==> flow/design.v <==
`timescale 1ns/10ps
module  CED(
  input  clk,
  input  rst,
  input  enable,
  output reg ird,
  input  [7:0] idata,	
  output reg [13:0] iaddr,
  output reg cwr_mag_0,
  output reg [12:0] cdata_mag_wr0,
  output reg crd_mag_0,
  input  [12:0] cdata_mag_rd0,
  output reg [13:0] caddr_mag_0,
  output reg cwr_ang_0,
  output reg [12:0] cdata_ang_wr0,
  output reg crd_ang_0,
  input  [12:0] cdata_ang_rd0,
  output reg [13:0] caddr_ang_0,
  output reg cwr1,
  output reg [12:0] cdata_wr1,
  output reg crd1,
  input  [12:0] cdata_rd1,
  output reg [13:0] caddr_1,
  output reg cwr2,
  output reg [12:0] cdata_wr2,
  output reg [13:0] caddr_2,
  output done
);
  parameter INITIAL = 2'd0;
  parameter LAYER0  = 2'd1;
  parameter LAYER1  = 2'd2;
  parameter LAYER2  = 2'd3;
  parameter READ    = 2'd0;
  parameter EXECUTE = 2'd1;
  parameter WRITE   = 2'd2;
  reg  [2:0]  top_cs;
  reg  [2:0]  top_ns;
  reg  [2:0]  inner_cs;
  reg  [2:0]  inner_ns;
  reg  [13:0] p0_addr;  
  reg  [13:0] p1_addr;  
  reg  [12:0] gx_pixel;
  reg  [12:0] gy_pixel;
  reg  [5:0]  read0_cnt;
  reg  [2:0]  read1_cnt;
  reg  [3:0]  read2_cnt;
  reg  [7:0]  row_cnt;
  reg  [7:0]  column_cnt;
  reg         boundary0;
  wire        boundary;
  reg  [12:0] hys_data;
  wire        read_enable;
  wire        skip_to_write;
  wire        skip_to_write0;
  wire        skip_to_write1;
  wire        skip_to_write2;
  wire layer0_done;
  wire layer1_done;
  wire layer2_done;
  wire read0_done;
  wire read1_done;
  wire read2_done;
  wire read_done;
  assign read0_done = (read0_cnt==6'd41);
  assign read1_done = (read1_cnt==3'd6);
  assign read2_done = (read2_cnt==4'd12);
  assign layer0_done = (top_cs==LAYER0 && row_cnt==8'd126);
  assign layer1_done = (top_cs==LAYER1 && row_cnt==8'd126);
  assign layer2_done = (top_cs==LAYER2 && row_cnt==8'd126);
  assign read_enable = (crd_ang_0||crd_mag_0);
  assign boundary = (boundary0 & column_cnt!=0);
  assign read_done = (read0_done||read1_done||read2_done);
  assign skip_to_write0 = (read2_cnt==3 && hys_data>=13'd100);  
  assign skip_to_write1 = (read2_cnt==3 && hys_data<13'd50);    
  assign skip_to_write2 = (read2_cnt>=4 && read2_cnt<=12 && hys_data>=13'd100);    
  assign skip_to_write  = (skip_to_write0||skip_to_write1||skip_to_write2);
  assign done = layer2_done;
  always @(posedge clk, posedge rst) begin
    if (rst) begin
      top_cs <= INITIAL;
    end else begin
      top_cs <= top_ns;
    end
  end
  always @(*) begin
    top_ns=top_cs;
      case (top_cs)
        INITIAL:
          begin
            if (enable) begin
              top_ns=LAYER0;
            end
          end
        LAYER0:
          begin
            if (layer0_done) begin
              top_ns=LAYER1;
            end
          end
        LAYER1:
          begin
            if (layer1_done) begin
              top_ns=LAYER2;
            end
          end
        LAYER2:
          begin
          end
      endcase
  end
  always @(posedge clk, posedge rst) begin
    if (rst) begin
      inner_cs <= READ;
    end else begin
      inner_cs <= inner_ns;
    end
  end
  always @(*) begin
    inner_ns=inner_cs;
      case (inner_cs)
        READ:
          begin
            if (boundary0||skip_to_write) begin
              inner_ns=WRITE;
            end else if (read_done) begin
              inner_ns=EXECUTE;
            end
          end
        EXECUTE:
          begin
            inner_ns=WRITE;
          end
        WRITE:
          begin
            inner_ns=READ;
            if (boundary||layer1_done) begin
              inner_ns=WRITE;
            end
          end
      endcase
  end
  always @(*) begin
    ird=0;
    cwr_ang_0=0;
    cwr_mag_0=0;
    if (top_cs==LAYER0) begin
      case (inner_cs)
        READ:
          begin
            ird=1;
          end
        EXECUTE:
          begin
            ird=1;
          end
        WRITE:
          begin
            ird=1;
            cwr_ang_0=1;
            cwr_mag_0=1;
          end
      endcase
    end
  end
  always @(*) begin
    cwr1=0;
    crd_ang_0=0;
    crd_mag_0=0;
    if (top_cs==LAYER1) begin
      case (inner_cs)
        READ:
          begin
            crd_ang_0=1;
            crd_mag_0=1;
          end
        EXECUTE:
          begin
          end
        WRITE:
          begin
            cwr1=1;
          end
      endcase
    end
  end
  always @(*) begin
    crd1=0;
    cwr2=0;
    if (top_cs==LAYER2) begin
      case (inner_cs)
        READ:
          begin
            crd1=1;
          end
        EXECUTE:
          begin
          end
        WRITE:
          begin
            cwr2=1;
          end
      endcase
    end
  end
  wire [7:0] column_cnt_up;
  assign column_cnt_up = column_cnt+1;
  always @(posedge clk, posedge rst) begin
    if (rst) begin
      column_cnt <= 0;
    end else begin
      if (layer1_done) begin
        column_cnt <= 0;
      end else if (column_cnt!=8'd125 && inner_cs==WRITE) begin
        column_cnt <= column_cnt_up;
      end else if (column_cnt==8'd125 && inner_cs==WRITE) begin
        column_cnt <= 0;
      end
    end
  end
  wire [7:0] row_cnt_up;
  assign row_cnt_up = row_cnt+1;
  always @(posedge clk, posedge rst) begin
    if (rst) begin
      row_cnt <= 0;
    end else begin
      if (layer0_done||layer1_done) begin
        row_cnt <= 0;
      end else if (column_cnt!=8'd125 && inner_cs==WRITE) begin 
        row_cnt <= row_cnt;
      end else if (column_cnt==8'd125 && inner_cs==WRITE) begin
        row_cnt <= row_cnt_up;
      end
    end
  end
  wire [5:0] read0_cnt_up;
  assign read0_cnt_up = read0_cnt+1;
  always @(posedge clk, posedge rst) begin
    if (rst) begin
      read0_cnt <= 0;
    end else begin
      if (ird && read0_cnt!=6'd41) begin
        read0_cnt <= read0_cnt_up;
      end else if (ird && read0_cnt==6'd41) begin
        read0_cnt <= 0;
      end
    end
  end
  wire [2:0] read1_cnt_up;
  assign read1_cnt_up = read1_cnt+1;
  always @(posedge clk, posedge rst) begin
    if (rst) begin
      read1_cnt <= 0;
    end else begin
      if (read_enable && read1_cnt!=3'd6) begin
        read1_cnt <= read1_cnt_up;
      end else if (read_enable && read1_cnt==3'd6) begin
        read1_cnt <= 0;
      end
    end
  end
  wire [3:0] read2_cnt_up;
  assign read2_cnt_up = read2_cnt+1;
  always @(posedge clk, posedge rst) begin
    if (rst) begin
      read2_cnt <= 0;
    end else begin
      if (skip_to_write) begin
        read2_cnt <= 0;
      end else begin
        if (crd1 && read2_cnt!=4'd12) begin
          read2_cnt <= read2_cnt_up;
        end else if (crd1 && read2_cnt==4'd12) begin
          read2_cnt <= 0;
        end
      end
    end
  end
  wire [13:0] p0_addr_cnt_up; 
  wire [13:0] p0_addr_cnt_up3;
  assign p0_addr_cnt_up  = p0_addr+1;
  assign p0_addr_cnt_up3 = p0_addr+3;
  always @(posedge clk, posedge rst) begin
    if (rst) begin
      p0_addr <= 14'd129;
    end else begin
      if (read0_cnt==6'd8 && column_cnt!=8'd125) begin
        p0_addr <= p0_addr_cnt_up;
      end else if (read0_cnt==6'd8 && column_cnt==8'd125) begin
        p0_addr <= p0_addr_cnt_up3;
      end
    end
  end
  wire [13:0] p1_addr_cnt_up; 
  assign p1_addr_cnt_up  = p1_addr+1;
  always @(posedge clk, posedge rst) begin
    if (rst) begin
      p1_addr <= 14'd126;
    end else begin
      if (layer1_done) begin
        p1_addr <= 14'd126;
      end else if (top_cs>=LAYER1 && inner_cs==WRITE && row_cnt>=8'd1) begin
        p1_addr <= p1_addr_cnt_up;
      end
    end
  end
  wire [13:0] p0_addr1; 
  reg  [14:0] var1;
  assign p0_addr1=p0_addr+var1;  
  always @(*) begin
    var1 = 0;
    case (read0_cnt)
      0:  
        begin
          var1 = -14'd129;
        end
      1:  
        begin
          var1 = -14'd128;
        end
      2:  
        begin
          var1 = -14'd127;
        end
      3:  
        begin
          var1 = -14'd1;
        end
      4:  
        begin
          var1 = 0;
        end
      5:  
        begin
          var1 = 14'd1;
        end
      6:  
        begin
          var1 = 14'd127;
        end
      7:  
        begin
          var1 = 14'd128;
        end
      8:  
        begin
          var1 = 14'd129;
        end
    endcase
  end
  wire [13:0] p1_addr1;
  reg [14:0] var2;
  assign p1_addr1=p1_addr+var2;  
  always @(*) begin
    var2 = 0;
    case (read1_cnt)
      3:
        begin
          if (cdata_ang_rd0==13'd0) begin
            var2 = -14'd1;
          end else if (cdata_ang_rd0==13'd135) begin
            var2 = -14'd127;
          end else if (cdata_ang_rd0==13'd90) begin
            var2 = -14'd126;
          end else begin  
            var2 = -14'd125;
          end
        end
      4:
        begin
          if (cdata_ang_rd0==13'd0) begin
            var2 = 14'd1;
          end else if (cdata_ang_rd0==13'd135) begin
            var2 = 14'd127;
          end else if (cdata_ang_rd0==13'd90) begin
            var2 = 14'd126;
          end else begin  
            var2 = 14'd125;
          end
        end
    endcase
    if (hys_data>=13'd50 && hys_data<13'd100) begin
      case (read2_cnt)
        3: 
          begin
            var2 = -14'd127;
          end
        4: 
          begin
            var2 = -14'd126;
          end
        5: 
          begin
            var2 = -14'd125;
          end
        6: 
          begin
            var2 = -14'd1;
          end
        7: 
          begin
            var2 = 14'd1;
          end
        8: 
          begin
            var2 = 14'd125;
          end
        9: 
          begin
            var2 = 14'd126;
          end
        10: 
          begin
            var2 = 14'd127;
          end
      endcase
    end
  end
  always @(posedge clk, posedge rst) begin
    if (rst) begin
      iaddr<=0;
    end else begin
      if (ird) begin
        case (read0_cnt)
          0:
            begin
              iaddr<=p0_addr1;
            end
          1: 
            begin
              iaddr<=p0_addr1;
            end
          2:
            begin
              iaddr<=p0_addr1;
            end
          3:
            begin
              iaddr<=p0_addr1;
            end
          4:
            begin
              iaddr<=p0_addr1;
            end
          5:
            begin
              iaddr<=p0_addr1;
            end
          6:
            begin
              iaddr<=p0_addr1;
            end
          7:
            begin
              iaddr<=p0_addr1;
            end
          8:
            begin
              iaddr<=p0_addr1;
            end 
        endcase
      end
    end
  end
  reg  [9:0] idata_buffer_x;  
  wire [8:0] idata_mul2;
  assign idata_mul2 = idata<<1;
  always @(posedge clk, posedge rst) begin
    if (rst) begin
      idata_buffer_x <= 0;
    end else begin
      if (layer0_done) begin
        idata_buffer_x <= 0;
      end else if (ird) begin
        case (read0_cnt)
          2:
            begin
              idata_buffer_x <= -idata;
            end
          3:
            begin
              idata_buffer_x <= 0;
            end
          4:
            begin
              idata_buffer_x <= idata;
            end
          5:
            begin
              idata_buffer_x <= -idata_mul2;
            end
          6:
            begin
              idata_buffer_x <= 0;
            end
          7:
            begin
              idata_buffer_x <= idata_mul2;
            end
          8:
            begin
              idata_buffer_x <= -idata;
            end
          9:
            begin
              idata_buffer_x <= 0;
            end 
          10:
            begin
              idata_buffer_x <= idata;
            end 
        endcase
      end
    end
  end
  reg  [9:0] idata_buffer_y;  
  always @(posedge clk, posedge rst) begin
    if (rst) begin
      idata_buffer_y <= 0;
    end else begin
      if (layer0_done) begin
        idata_buffer_y <= 0;
      end else if (ird) begin
        case (read0_cnt)
          2:
            begin
              idata_buffer_y <= -idata;
            end
          3:
            begin
              idata_buffer_y <= -idata_mul2;
            end
          4:
            begin
              idata_buffer_y <= -idata;
            end
          5:
            begin
              idata_buffer_y <= 0;
            end
          6:
            begin
              idata_buffer_y <= 0;
            end
          7:
            begin
              idata_buffer_y <= 0;
            end
          8:
            begin
              idata_buffer_y <= idata;
            end
          9:
            begin
              idata_buffer_y <= idata_mul2;
            end 
          10:
            begin
              idata_buffer_y <= idata;
            end 
        endcase
      end
    end
  end
  wire [12:0] gx_pixel_sum;  
  assign gx_pixel_sum = $signed(gx_pixel)+$signed(idata_buffer_x);
  always @(posedge clk, posedge rst) begin
    if (rst) begin
      gx_pixel <= 0;
    end else begin
      if (read0_cnt>=6'd3) begin
        gx_pixel <= gx_pixel_sum;
      end else begin
        gx_pixel <= 0;
      end
    end
  end
  wire [12:0] gy_pixel_sum;  
  assign gy_pixel_sum = $signed(gy_pixel)+$signed(idata_buffer_y);
  always @(posedge clk, posedge rst) begin
    if (rst) begin
      gy_pixel <= 0;
    end else begin
      if (read0_cnt>=6'd3) begin
        gy_pixel <= gy_pixel_sum;
      end else begin
        gy_pixel <= 0;
      end
    end
  end
  reg  [12:0] mag0;
  wire [12:0] absolute_gx;
  wire [12:0] absolute_gy;
  wire [12:0] absolute_sum;
  assign absolute_gx = (gx_pixel_sum[12]==1)?(~gx_pixel_sum)+1:gx_pixel_sum; 
  assign absolute_gy = (gy_pixel_sum[12]==1)?(~gy_pixel_sum)+1:gy_pixel_sum; 
  assign absolute_sum = absolute_gx + absolute_gy;
  always @(posedge clk, posedge rst) begin
    if (rst) begin
      mag0 <= 0;
    end else begin
      mag0 <= absolute_sum;
    end
  end
  always @(posedge clk, posedge rst) begin
    if (rst) begin
      cdata_mag_wr0 <= 0;
    end else begin
      if (read0_cnt==12) begin
        cdata_mag_wr0 <= mag0;
      end
    end
  end
  wire [13:0] caddr_mag_0_cnt_up;
  assign caddr_mag_0_cnt_up = caddr_mag_0+1;
  always @(posedge clk, posedge rst) begin
    if (rst) begin
      caddr_mag_0 <= 0;
    end else begin
      if (cwr_mag_0) begin
        caddr_mag_0 <= caddr_mag_0_cnt_up;
      end else if (crd_mag_0) begin
        caddr_mag_0 <= p1_addr1;
      end
    end
  end
  wire [28:0] gy_pixel_sum_shf16 = gy_pixel_sum<<16;
  wire [28:0] div_out;
  divider2 div(
    .clk(clk),
    .rst(rst),
    .dividend(gy_pixel_sum_shf16),
    .divisor(gx_pixel_sum),
    .read0_cnt(read0_cnt),
    .out(div_out)
  );
  reg  [28:0] temp_result;
  always @(posedge clk, posedge rst) begin
    if (rst) begin
      temp_result <= 0;
    end else begin
      if (read0_cnt==6'd41) begin
        temp_result <= div_out;
      end
    end
  end
  reg ang_is_0;
  reg ang_is_90;
  always @(posedge clk, posedge rst) begin
    if (rst) begin
      ang_is_0 <= 0;
    end else begin
      if (read0_cnt==11) begin
        if (gy_pixel_sum==0 && gx_pixel_sum==0) begin
          ang_is_0 <= 1;
        end else begin
          ang_is_0 <= 0;
        end
      end
    end
  end
  always @(posedge clk, posedge rst) begin
    if (rst) begin
      ang_is_90 <= 0;
    end else begin
      if (read0_cnt==11) begin
        if (gy_pixel_sum!=0 && gx_pixel_sum==0) begin
          ang_is_90 <= 1;
        end else begin
          ang_is_90 <= 0;
        end
      end
    end
  end
  reg  [12:0] ang;
  always @(posedge clk, posedge rst) begin
    if (rst) begin
      ang <= 13'd0;
    end else begin
      if (ang_is_0) begin
        ang <= 13'd0;
      end else if (ang_is_90) begin
        ang <= 13'd90;
      end else begin
        if ($signed(temp_result)<$signed(29'h00006A09)&&$signed(temp_result)>$signed(29'h1FFF95F7)) begin
          ang <= 13'd0;
        end else if ($signed(temp_result)>$signed(29'h00006A09)&&$signed(temp_result)<$signed(29'h00026A09)) begin
          ang <= 13'd45;
        end else if ($signed(temp_result)>$signed(29'h00026A09)||$signed(temp_result)<$signed(29'h1FFD95F7)) begin
          ang <= 13'd90;
        end else if ($signed(temp_result)<$signed(29'h1FFF95F7)&&$signed(temp_result)>$signed(29'h1FFD95F7)) begin
          ang <= 13'd135;
        end
      end
    end
  end
  always @(*) begin
    cdata_ang_wr0 = ang;
  end
  wire [13:0] caddr_ang_0_cnt_up;
  assign caddr_ang_0_cnt_up = caddr_ang_0+1;
  always @(posedge clk, posedge rst) begin
    if (rst) begin
      caddr_ang_0 <= 0;
    end else begin
      if (cwr_ang_0) begin
        caddr_ang_0 <= caddr_ang_0_cnt_up;
      end else if (crd_ang_0) begin
        caddr_ang_0 <= p1_addr;
      end
    end
  end
  reg [12:0] mag1_0;
  reg [12:0] mag1_1;
  reg [12:0] mag1_2;
  always @(posedge clk, posedge rst) begin
    if (rst) begin
      mag1_0 <= 0;
    end else begin
      if (read1_cnt==3'd4) begin
        mag1_0 <= cdata_mag_rd0;
      end
    end
  end
  always @(posedge clk, posedge rst) begin
    if (rst) begin
      mag1_1 <= 0;
    end else begin
      if (read1_cnt==3'd5) begin
        mag1_1 <= cdata_mag_rd0;
      end
    end
  end
  always @(posedge clk, posedge rst) begin
    if (rst) begin
      mag1_2 <= 0;
    end else begin
      if (read1_cnt==3'd6) begin
        mag1_2 <= cdata_mag_rd0;
      end
    end
  end
  always @(*) begin
    boundary0 = 0;
    if (top_cs>=LAYER1) begin
      if (row_cnt==0||row_cnt==8'd125||column_cnt==0||column_cnt==8'd125) begin
        boundary0 = 1;
      end
    end
  end
  always @(*) begin
    cdata_wr1 = 0;
    if (boundary0) begin
      cdata_wr1 = 0;
    end else begin
      if (mag1_0>=mag1_1 && mag1_0>=mag1_2) begin
        cdata_wr1 = mag1_0;
      end
    end
  end
  wire [13:0] caddr_1_cnt_up;
  assign caddr_1_cnt_up = caddr_1+1;
  always @(posedge clk, posedge rst) begin
    if (rst) begin
      caddr_1 <= 0;
    end else begin
      if (cwr1) begin
        caddr_1 <= caddr_1_cnt_up;
      end else if (crd1) begin
        caddr_1 <= p1_addr1;
      end 
    end
  end
  always @(posedge clk, posedge rst) begin
    if (rst) begin
      hys_data <= 0;
    end else begin
      if (read2_cnt>=3'd2) begin
        if (cdata_rd1>=hys_data) begin
          hys_data <= cdata_rd1;
        end
      end else if (read2_cnt==3'd1) begin
        hys_data <= 0;
      end
    end
  end
  always @(*) begin
    cdata_wr2 = 0;
    if (boundary0) begin
      cdata_wr2 = 0;
    end else begin
      if (hys_data>=13'd100) begin
        cdata_wr2 = 13'd255;
      end else if (hys_data<13'd50) begin
        cdata_wr2 = 0;
      end 
    end
  end
  wire [13:0] caddr_2_cnt_up;
  assign caddr_2_cnt_up = caddr_2+1;
  always @(posedge clk, posedge rst) begin
    if (rst) begin
      caddr_2 <= 0;
    end else begin
      if (cwr2) begin
        caddr_2 <= caddr_2_cnt_up;
      end
    end
  end
endmodule
module divider2 (
  input                clk,
  input                rst,
  input      [28:0]    dividend,   
  input      [12:0]    divisor,    
  input      [5:0]     read0_cnt,
  output reg [28:0]    out
);
  parameter S0  = 0;
  parameter S1  = 1;
  parameter S2  = 2;
  parameter S3  = 3;
  parameter S4  = 4;
  parameter S5  = 5;
  parameter S6  = 6;
  parameter S7  = 7;
  parameter S8  = 8;
  parameter S9  = 9;
  parameter S10 = 10;
  parameter S11 = 11;
  parameter S12 = 12;
  parameter S13 = 13;
  parameter S14 = 14;
  parameter S15 = 15;
  parameter S16 = 16;
  parameter S17 = 17;
  parameter S18 = 18;
  parameter S19 = 19;
  parameter S20 = 20;
  parameter S21 = 21;
  parameter S22 = 22;
  parameter S23 = 23;
  parameter S24 = 24;
  parameter S25 = 25;
  parameter S26 = 26;
  parameter S27 = 27;
  parameter S28 = 28;
  reg [4:0]  div_cs;
  reg [4:0]  div_ns;
  reg        sign;
  reg [28:0] udividend;  
  reg [12:0] udivisor;   
  reg [13:0] udividend_reg;
  reg [28:0] merchant;
  reg [12:0] remainder;
  always @(posedge clk, posedge rst) begin
    if (rst) begin
      div_cs <= S0;
    end else begin
      if (read0_cnt>=12 && read0_cnt<41) begin
        div_cs <= div_ns;
      end else begin
        div_cs <= S0;
      end
    end
  end
  always @(*) begin
    div_ns = div_cs;
    case (div_cs)
      S0:
        begin
          div_ns = S1;
        end
      S1:
        begin
          div_ns = S2;
        end
      S2:
        begin
          div_ns = S3;
        end
      S3:
        begin
          div_ns = S4;
        end
      S4:
        begin
          div_ns = S5;
        end
      S5:
        begin
          div_ns = S6;
        end
      S6:
        begin
          div_ns = S7;
        end
      S7:
        begin
          div_ns = S8;
        end
      S8:
        begin
          div_ns = S9;
        end
      S9:
        begin
          div_ns = S10;
        end
      S10:
        begin
          div_ns = S11;
        end
      S11:
        begin
          div_ns = S12;
        end
      S12:
        begin
          div_ns = S13;
        end
      S13:
        begin
          div_ns = S14;
        end
      S14:
        begin
          div_ns = S15;
        end
      S15:
        begin
          div_ns = S16;
        end
      S16:
        begin
          div_ns = S17;
        end
      S17:
        begin
          div_ns = S18;
        end
      S18:
        begin
          div_ns = S19;
        end
      S19:
        begin
          div_ns = S20;
        end
      S20:
        begin
          div_ns = S21;
        end
      S21:
        begin
          div_ns = S22;
        end
      S22:
        begin
          div_ns = S23;
        end
      S23:
        begin
          div_ns = S24;
        end
      S24:
        begin
          div_ns = S25;
        end
      S25:
        begin
          div_ns = S26;
        end
      S26:
        begin
          div_ns = S27;
        end
      S27:
        begin
          div_ns = S28;
        end
      S28:
        begin
          div_ns = S0;
        end
    endcase
  end
  reg [28:0] udividend0;
  reg [12:0] udivisor0;
  always @(*) begin
    udividend0 = (dividend[28]==1) ? ~(dividend)+1 : dividend;
    udivisor0 = (divisor[12]==1)  ? ~(divisor)+1  : divisor;  
  end
  always @(posedge clk, posedge rst) begin
    if (rst) begin
      udividend <= 0;
      udivisor  <= 0;
    end else begin
      if (read0_cnt==11) begin
        udividend <= udividend0;
        udivisor  <= udivisor0;
      end
    end
  end
  always @(*) begin
    udividend_reg = 0;
    case (div_cs)
      S0:
        begin
          udividend_reg = udividend[28];
        end
      S1:
        begin
          udividend_reg = {remainder, udividend[27]};
        end
      S2:
        begin
          udividend_reg = {remainder, udividend[26]};
        end
      S3:
        begin
          udividend_reg = {remainder, udividend[25]};
        end
      S4:
        begin
          udividend_reg = {remainder, udividend[24]};
        end
      S5:
        begin
          udividend_reg = {remainder, udividend[23]};
        end
      S6:
        begin
          udividend_reg = {remainder, udividend[22]};
        end
      S7:
        begin
          udividend_reg = {remainder, udividend[21]};
        end
      S8:
        begin
          udividend_reg = {remainder, udividend[20]};
        end
      S9:
        begin
          udividend_reg = {remainder, udividend[19]};
        end
      S10:
        begin
          udividend_reg = {remainder, udividend[18]};
        end
      S11:
        begin
          udividend_reg = {remainder, udividend[17]};
        end
      S12:
        begin
          udividend_reg = {remainder, udividend[16]};
        end
      S13:
        begin
          udividend_reg = {remainder, udividend[15]};
        end
      S14:
        begin
          udividend_reg = {remainder, udividend[14]};
        end
      S15:
        begin
          udividend_reg = {remainder, udividend[13]};
        end
      S16:
        begin
          udividend_reg = {remainder, udividend[12]};
        end
      S17:
        begin
          udividend_reg = {remainder, udividend[11]};
        end
      S18:
        begin
          udividend_reg = {remainder, udividend[10]};
        end
      S19:
        begin
          udividend_reg = {remainder, udividend[9]};
        end
      S20:
        begin
          udividend_reg = {remainder, udividend[8]};
        end
      S21:
        begin
          udividend_reg = {remainder, udividend[7]};
        end
      S22:
        begin
          udividend_reg = {remainder, udividend[6]};
        end
      S23:
        begin
          udividend_reg = {remainder, udividend[5]};
        end
      S24:
        begin
          udividend_reg = {remainder, udividend[4]};
        end
      S25:
        begin
          udividend_reg = {remainder, udividend[3]};
        end
      S26:
        begin
          udividend_reg = {remainder, udividend[2]};
        end
      S27:
        begin
          udividend_reg = {remainder, udividend[1]};
        end
      S28:
        begin
          udividend_reg = {remainder, udividend[0]};
        end
    endcase
  end
  wire [28:0] merchant_shf;
  wire [28:0] merchant_shf_up;
  assign merchant_shf = (merchant<<1);
  assign merchant_shf_up = (merchant<<1)+1;
  always @(posedge clk, posedge rst) begin
    if (rst) begin
      merchant <= 0;
    end else begin
      if (read0_cnt==41) begin
        merchant <= 0;
      end else begin
        if (udividend_reg>=udivisor && read0_cnt>=12) begin
          merchant <= merchant_shf_up;   
        end else begin
          merchant <= merchant_shf;      
        end
      end
    end
  end
  wire [12:0] remainder0;
  assign remainder0 = udividend_reg-udivisor;
  always @(posedge clk, posedge rst) begin
    if (rst) begin
      remainder <= 0;
    end else begin
      remainder <= udividend_reg;
      if (udividend_reg>=udivisor) begin
        remainder <= remainder0;  
      end
    end
  end
  wire sign_bit = dividend[28]^divisor[12];
  always @(posedge clk, posedge rst) begin
    if (rst) begin
      sign <= 0;
    end else begin
      if (read0_cnt==11) begin
        sign <= sign_bit;
      end
    end
  end
  always @(*) begin
    out = (sign==1) ? (~merchant)+1 : merchant;
  end
endmodule
======== From RTL to reports: CED ========
What the tools print for CED, step after step.
Lines are those of the file above, counted from 1.
Library cell names are shortened.
Not given: -
inputs
  top ..................................... CED
  clock port .............................. clk
  standard-cell library ................... sky130hd
  library corner .......................... tt_025C_1v80

======== Word level ========
Yosys after proc, flatten, opt, wreduce and memory -nomap, before mapping. Memory bits, and registers merged into a memory's read port (data or address), are not among the register bits. Print and check cells are not counted.
Memory sizes are those after Yosys's memory passes, which may raise the word count (mostly to a power of two), join words into wider ones and drop unused or constant bits.
storage and ports
  bits in registers ....................... 391
  latch bits .............................. 0
  memory bits (writable) .................. 0
  ROM bits ................................ 240
  clocked read ports x word width ......... 0
  memories ................................ 1
  input bits .............................. 50
  output and inout bits ................... 131
  word-level cells ........................ 336
memory list
  memory            words  bits a word  rd ports  wr ports  line  source
  (name not given)  16     15           1         0         311   case (read0_cnt)
cells by class
  $add $sub $neg .......................... 25
  $mul .................................... 0
  div/mod/pow operators ................... 0
  order comparisons ....................... 24
  equality and inequality tests ........... 79
  shifts and indexed selects .............. 0
  mux-type cells .......................... 85
  bitwise logic cells ..................... 6
  reductions and logical operators ........ 82
operators by type and width
  kind                                           number
  parallel mux 14 bit (select 29 bit)            1
  2-to-1 mux 13 bit                              16
  2-to-1 mux 14 bit                              12
  parallel mux 5 bit (select 29 bit)             1
  2-to-1 mux 29 bit                              4
  parallel mux 14 bit (select 8 bit)             1
  parallel mux 10 bit (select 5 bit)             2
  adder 29 x 1 -> 29 bit with constant B         3
  adder 14 x 1 -> 14 bit with constant B         6
  equality test 5 bit with constant B            13
  2-to-1 mux 8 bit                               8
  > comparator 29 x 16 -> 1 bit with constant B  2
  < comparator 29 x 16 -> 1 bit with constant B  2
  > comparator 29 x 19 -> 1 bit with constant B  2
  < comparator 29 x 19 -> 1 bit with constant B  2
  NOT 29 bit                                     2
  equality test 5 x 4 -> 1 bit with constant B   8
  2-to-1 mux 10 bit                              4
  greater-or-equal comparator 13 bit             3
  logical NOT 13 bit                             3
  inequality test 30 bit with constant B         1
  equality test 6 x 4 -> 1 bit with constant B   5
  logical AND 1 bit                              28
  adder 14 bit                                   2
  parallel mux 14 bit (select 2 bit)             1
  adder 13 x 1 -> 13 bit with constant B         2
  adder 13 x 10 -> 13 bit                        2
  NOT 13 bit                                     2
Other operator kinds: 71; their cells: 163.

======== Logic depth ========
Yosys ltp: most cells in a row. Word level: on the elaborated netlist, between registers, memories and ports. Mapped: between sequential cells and ports; inverters and the memories' decode and read muxes count.
logic depth
  depth after elaboration ................. 10
  ABC_AREA ................................ 0
  depth in mapped cells ................... 23
  gate-level depth less buffers ........... 22

======== Mapped cells and area ========
Source: synth_stat.txt of the flow (Yosys; design flattened, memories mapped). It holds for the ABC_AREA given above (unset counts as 0); a run with the other value may have another netlist.
synthesis totals
  cells in the netlist .................... 2352
  chip area (Yosys) ....................... 22501.6 µm²
  sequential part of the area ............. 9848.2 µm²
  flip-flop cells ......................... 393
  buffer cells ............................ 96
cell types
  cell type  number  total area (µm²)
  dfrtp_1    382     9.56E+03
  ha_1       145     1814.24
  mux2_2     90      1.01E+03
  o21ai_0    168     840.806
  a21oi_1    159     795.763
  xnor2_1    89      779.498
  nand2_1    188     705.677
  nor2_1     182     683.155
  xor2_1     76      665.638
  and2_1     91      569.296
  inv_1      132     495.475
  nand3_1    75      375.36
  dfstp_2    11      289.027
  nor3_1     52      260.25
  clkbuf_1   64      240.23
  a21o_1     27      202.694
  nand4_1    29      181.424
  and3_1     28      175.168
Not listed: further types 65, cells in them 364.
The figures by module come from a second, unflattened synthesis with its own total; it is not the netlist above.
unflattened totals
  cells (unflattened synthesis) ........... 2532
  area (unflattened synthesis) ............ 24161.9 µm²
Rows give one instance, submodules left out.
modules
  module    times used  cells  area (µm²)  sequential area (µm²)
  CED       1           1909   18004.8     7394.6
  divider2  1           623    6157.2      2854.0

======== Path before layout ========
OpenSTA on the mapped netlist: ideal clock, no wires. The path of least setup slack (recovery checks aside). Input and output delay are each 20% of the period. Register names are those of the netlist, which keeps one name where synthesis merged equal registers.
timing after synthesis
  kind .................................... register -> register
  start point ............................. register idata_buffer_y[0]
  end point ............................... register mag0[12]
  period .................................. 5.0 ns
  library setup time ...................... 0.130 ns
  launch time at the first pin ............ 0.000 ns
  arrival ................................. 4.483 ns
  data required time ...................... 4.870 ns
  setup slack ............................. 0.387 ns
  delay of the path ....................... 4.613 ns
  driving pins on the path ................ 23
  buffers on the path ..................... 1
  period reached after synthesis .......... 4.613 ns
"delay of the path" = arrival - input delay + setup time.
"driving pins on the path": output pins that drive a net of the path, with the launching flip-flop's if there is one; two outputs of one cell count as two.
"period reached after synthesis" = period - worst setup slack (recovery checks aside). The figure is calculated, with input and output delays left at 20% of the set period.
Between the ends stands the longest chain of elaborated cells between them, by number of cells; it is not shown to be the way that was timed. Of several equally long chains one is given.
A line is the first line of the expression or statement that the cell stems from. Yosys adds cells for indexed reads and writes and turns some case tables into memories.
At most two assigning lines are given for a register; there are more.
between the ends, after synthesis
  cells stage by stage .................... dfrtp_1 ha_1 inv_1 fa_1 nand2b_1 a21oi_1 nor4b_1 nor3b_1 a221oi_2 xnor2_1 clkbuf_1 mux2i_1 fa_1 a21o_1 a21oi_1 o21bai_1 a21oi_1 o21bai_1 a21oi_1 nor2b_1 a221oi_2 o31ai_1 xnor2_1
  cells in the longest elaborated chain ... 5
  elaborated cells on any way between the ends .. 5
  source lines of those cells ............. 3
  classes of those cells .................. add/sub: 3; mux: 1; logic: 1
ends and longest elaborated chain, after synthesis
  what                     line  source
  from (decl)              515   reg  [9:0] idata_buffer_y;
  from (assign)            526   idata_buffer_y <= -idata;
  from (assign)            530   idata_buffer_y <= -idata_mul2;
  adder 13 x 10 -> 13 bit  578   assign gy_pixel_sum = $signed(gy_pixel)+$signed(idata_buffer_y);
  NOT 13 bit               595   assign absolute_gy = (gy_pixel_sum[12]==1)?(~gy_pixel_sum)+1:gy_pixel_sum;
  adder 13 x 1 -> 13 bit   595
  2-to-1 mux 13 bit        595
  adder 13 bit             596   assign absolute_sum = absolute_gx + absolute_gy;
  to (assign)              599   mag0 <= 0;
  to (assign)              601   mag0 <= absolute_sum;
  to (decl)                590   reg  [12:0] mag0;
Some nets on the timed path still bear RTL names; the line given drives or declares the net.
nets with RTL names, path after synthesis
  signal          line
  absolute_gy[1]  595

======== Worst path after layout ========
Path of least setup slack in the final report of flow run 2 (OpenROAD, finished layout, wires in). Where an end is a register, its clock arrival counts in the times.
timing after layout
  kind .................................... register -> register
  start point ............................. register idata_buffer_y[0]
  end point ............................... register mag0[12]
  period .................................. 8.08 ns
  library setup time ...................... 0.09 ns
  launch time at the first pin ............ 0.61 ns
  arrival ................................. 7.42 ns
  data required time ...................... 8.61 ns
  setup slack ............................. 1.19 ns
  driving pins on the path ................ 24
  buffers on the path ..................... 1
Between the ends stands the longest chain of elaborated cells between them, by number of cells; it is not shown to be the way that was timed. Of several equally long chains one is given.
At most two assigning lines are given for a register; there are more.
between the ends, after layout
  cells stage by stage .................... dfrtp_1 ha_1 inv_1 fa_1 nand2b_1 a21oi_1 nor4b_1 nor3b_1 a221oi_2 xnor2_1 clkbuf_1 nor2_1 xnor2_1 ha_1 a21o_1 a21oi_1 o21bai_1 a21oi_1 o21bai_1 a21oi_1 nor2b_1 a221oi_2 o31ai_1 xnor2_1
  cells in the longest elaborated chain ... 5
  elaborated cells on any way between the ends .. 5
  source lines of those cells ............. 3
  classes of those cells .................. add/sub: 3; mux: 1; logic: 1
ends and longest elaborated chain, after layout
  what                     line  source
  from (decl)              515   reg  [9:0] idata_buffer_y;
  from (assign)            526   idata_buffer_y <= -idata;
  from (assign)            530   idata_buffer_y <= -idata_mul2;
  adder 13 x 10 -> 13 bit  578   assign gy_pixel_sum = $signed(gy_pixel)+$signed(idata_buffer_y);
  NOT 13 bit               595   assign absolute_gy = (gy_pixel_sum[12]==1)?(~gy_pixel_sum)+1:gy_pixel_sum;
  adder 13 x 1 -> 13 bit   595
  2-to-1 mux 13 bit        595
  adder 13 bit             596   assign absolute_sum = absolute_gx + absolute_gy;
  to (assign)              599   mag0 <= 0;
  to (assign)              601   mag0 <= absolute_sum;
  to (decl)                590   reg  [12:0] mag0;
Some nets on the timed path still bear RTL names; the line given drives or declares the net.
nets with RTL names, path after layout
  signal          line
  absolute_gy[2]  595

Subject: flow runs of CED

Hi,

Design CED on sky130hd. What follows are 3 stored runs of the flow, each under its own settings; their order means nothing. The constraints put input and output delay at 20% of the set period each and load the outputs with 0.01 pF.
"achieved clock period (ns)" is the run's clock period less its worst setup slack. It is reckoned from that one timing run; input and output delays stay at 20% of the period that was set.
"worst setup path time (ns)" = time allowed to the worst setup path (clock period - input delay - output delay, where it has them) - its slack; a late launch clock adds to it, a late capture clock takes from it.
"finish__power__total": no workload was simulated; the value follows from the tool's default switching activity.

Flow files of flow run 1
==> flow/run.sh <==
#!/bin/bash
# the make line also repeats the synthesis and layout settings of config.mk as NAME=value (left out here)
make -C /OpenROAD-flow-scripts/flow DESIGN_CONFIG=/design/flow/config.mk WORK_HOME=/design/flow/orfs CLKGATE_MAP_FILE= finish
==> flow/config.mk <==
export PLATFORM = sky130hd
export DESIGN_NAME = CED
export DESIGN_NICKNAME = CED
export VERILOG_FILES = /design/flow/design.v
export SDC_FILE = /design/flow/constraint.sdc
export NUM_CORES = 4
export LEC_CHECK = 0
export CAP_MARGIN = 10
export CELL_PAD_IN_SITES_DETAIL_PLACEMENT = 0
export CELL_PAD_IN_SITES_GLOBAL_PLACEMENT = 3
export CORE_MARGIN = 9
export CORE_UTILIZATION = 62
export GPL_ROUTABILITY_DRIVEN = 0
export GPL_TIMING_DRIVEN = 0
export MAX_ROUTING_LAYER = met4
export MIN_ROUTING_LAYER = met2
export PLACE_DENSITY_LB_ADDON = 0.22
export SETUP_SLACK_MARGIN = 1.14
export SLEW_MARGIN = 40
export TNS_END_PERCENT = 10
==> flow/constraint.sdc <==
create_clock -name core_clock -period 6.26 [get_ports {clk}]
set_input_delay 1.2520 -clock core_clock [delete_from_list [all_inputs] [get_ports {clk}]]
set_output_delay 1.2520 -clock core_clock [all_outputs]
set_load 0.01 [all_outputs]

report of flow run 1: did not finish, place, FLW-0024

Flow files of flow run 2
==> flow/run.sh <==
#!/bin/bash
# the make line also repeats the synthesis and layout settings of config.mk as NAME=value (left out here)
make -C /OpenROAD-flow-scripts/flow DESIGN_CONFIG=/design/flow/config.mk WORK_HOME=/design/flow/orfs CLKGATE_MAP_FILE= finish
==> flow/config.mk <==
export PLATFORM = sky130hd
export DESIGN_NAME = CED
export DESIGN_NICKNAME = CED
export VERILOG_FILES = /design/flow/design.v
export SDC_FILE = /design/flow/constraint.sdc
export NUM_CORES = 4
export LEC_CHECK = 0
export CAP_MARGIN = 20
export CELL_PAD_IN_SITES_DETAIL_PLACEMENT = 2
export CORE_ASPECT_RATIO = 0.68
export CORE_MARGIN = 2
export CORE_UTILIZATION = 44
export GPL_TIMING_DRIVEN = 0
export MAX_ROUTING_LAYER = met4
export MIN_ROUTING_LAYER = met1
export PLACE_DENSITY_LB_ADDON = 0.21
export SLEW_MARGIN = 40
export TNS_END_PERCENT = 5
==> flow/constraint.sdc <==
create_clock -name core_clock -period 8.08 [get_ports {clk}]
set_input_delay 1.6160 -clock core_clock [delete_from_list [all_inputs] [get_ports {clk}]]
set_output_delay 1.6160 -clock core_clock [all_outputs]
set_load 0.01 [all_outputs]

report of flow run 2
yosys chip area after synthesis (um^2): 22501.6
finish__design__die__area: 52998.2
finish__design__instance__area__stdcell: 27008.4
finish__design__instance__utilization: 0.5335
finish__timing__setup__ws: 1.186
finish__timing__setup__tns: 0.000
finish__timing__hold__ws: 0.492
finish__power__total: 4.366e-03
achieved clock period (ns): 6.894
worst setup path time (ns): 6.89
worst setup path kind: register -> register

Flow files of flow run 3
==> flow/run.sh <==
#!/bin/bash
# the make line also repeats the synthesis and layout settings of config.mk as NAME=value (left out here)
make -C /OpenROAD-flow-scripts/flow DESIGN_CONFIG=/design/flow/config.mk WORK_HOME=/design/flow/orfs CLKGATE_MAP_FILE= finish
==> flow/config.mk <==
export PLATFORM = sky130hd
export DESIGN_NAME = CED
export DESIGN_NICKNAME = CED
export VERILOG_FILES = /design/flow/design.v
export SDC_FILE = /design/flow/constraint.sdc
export NUM_CORES = 4
export LEC_CHECK = 0
export CAP_MARGIN = 20
export CELL_PAD_IN_SITES_DETAIL_PLACEMENT = 2
export CORE_MARGIN = 2
export CORE_UTILIZATION = 40
export SLEW_MARGIN = 20
==> flow/constraint.sdc <==
create_clock -name core_clock -period 2.89 [get_ports {clk}]
set_input_delay 0.5780 -clock core_clock [delete_from_list [all_inputs] [get_ports {clk}]]
set_output_delay 0.5780 -clock core_clock [all_outputs]
set_load 0.01 [all_outputs]

report of flow run 3: did not finish, cts, DPL-0033

Regards
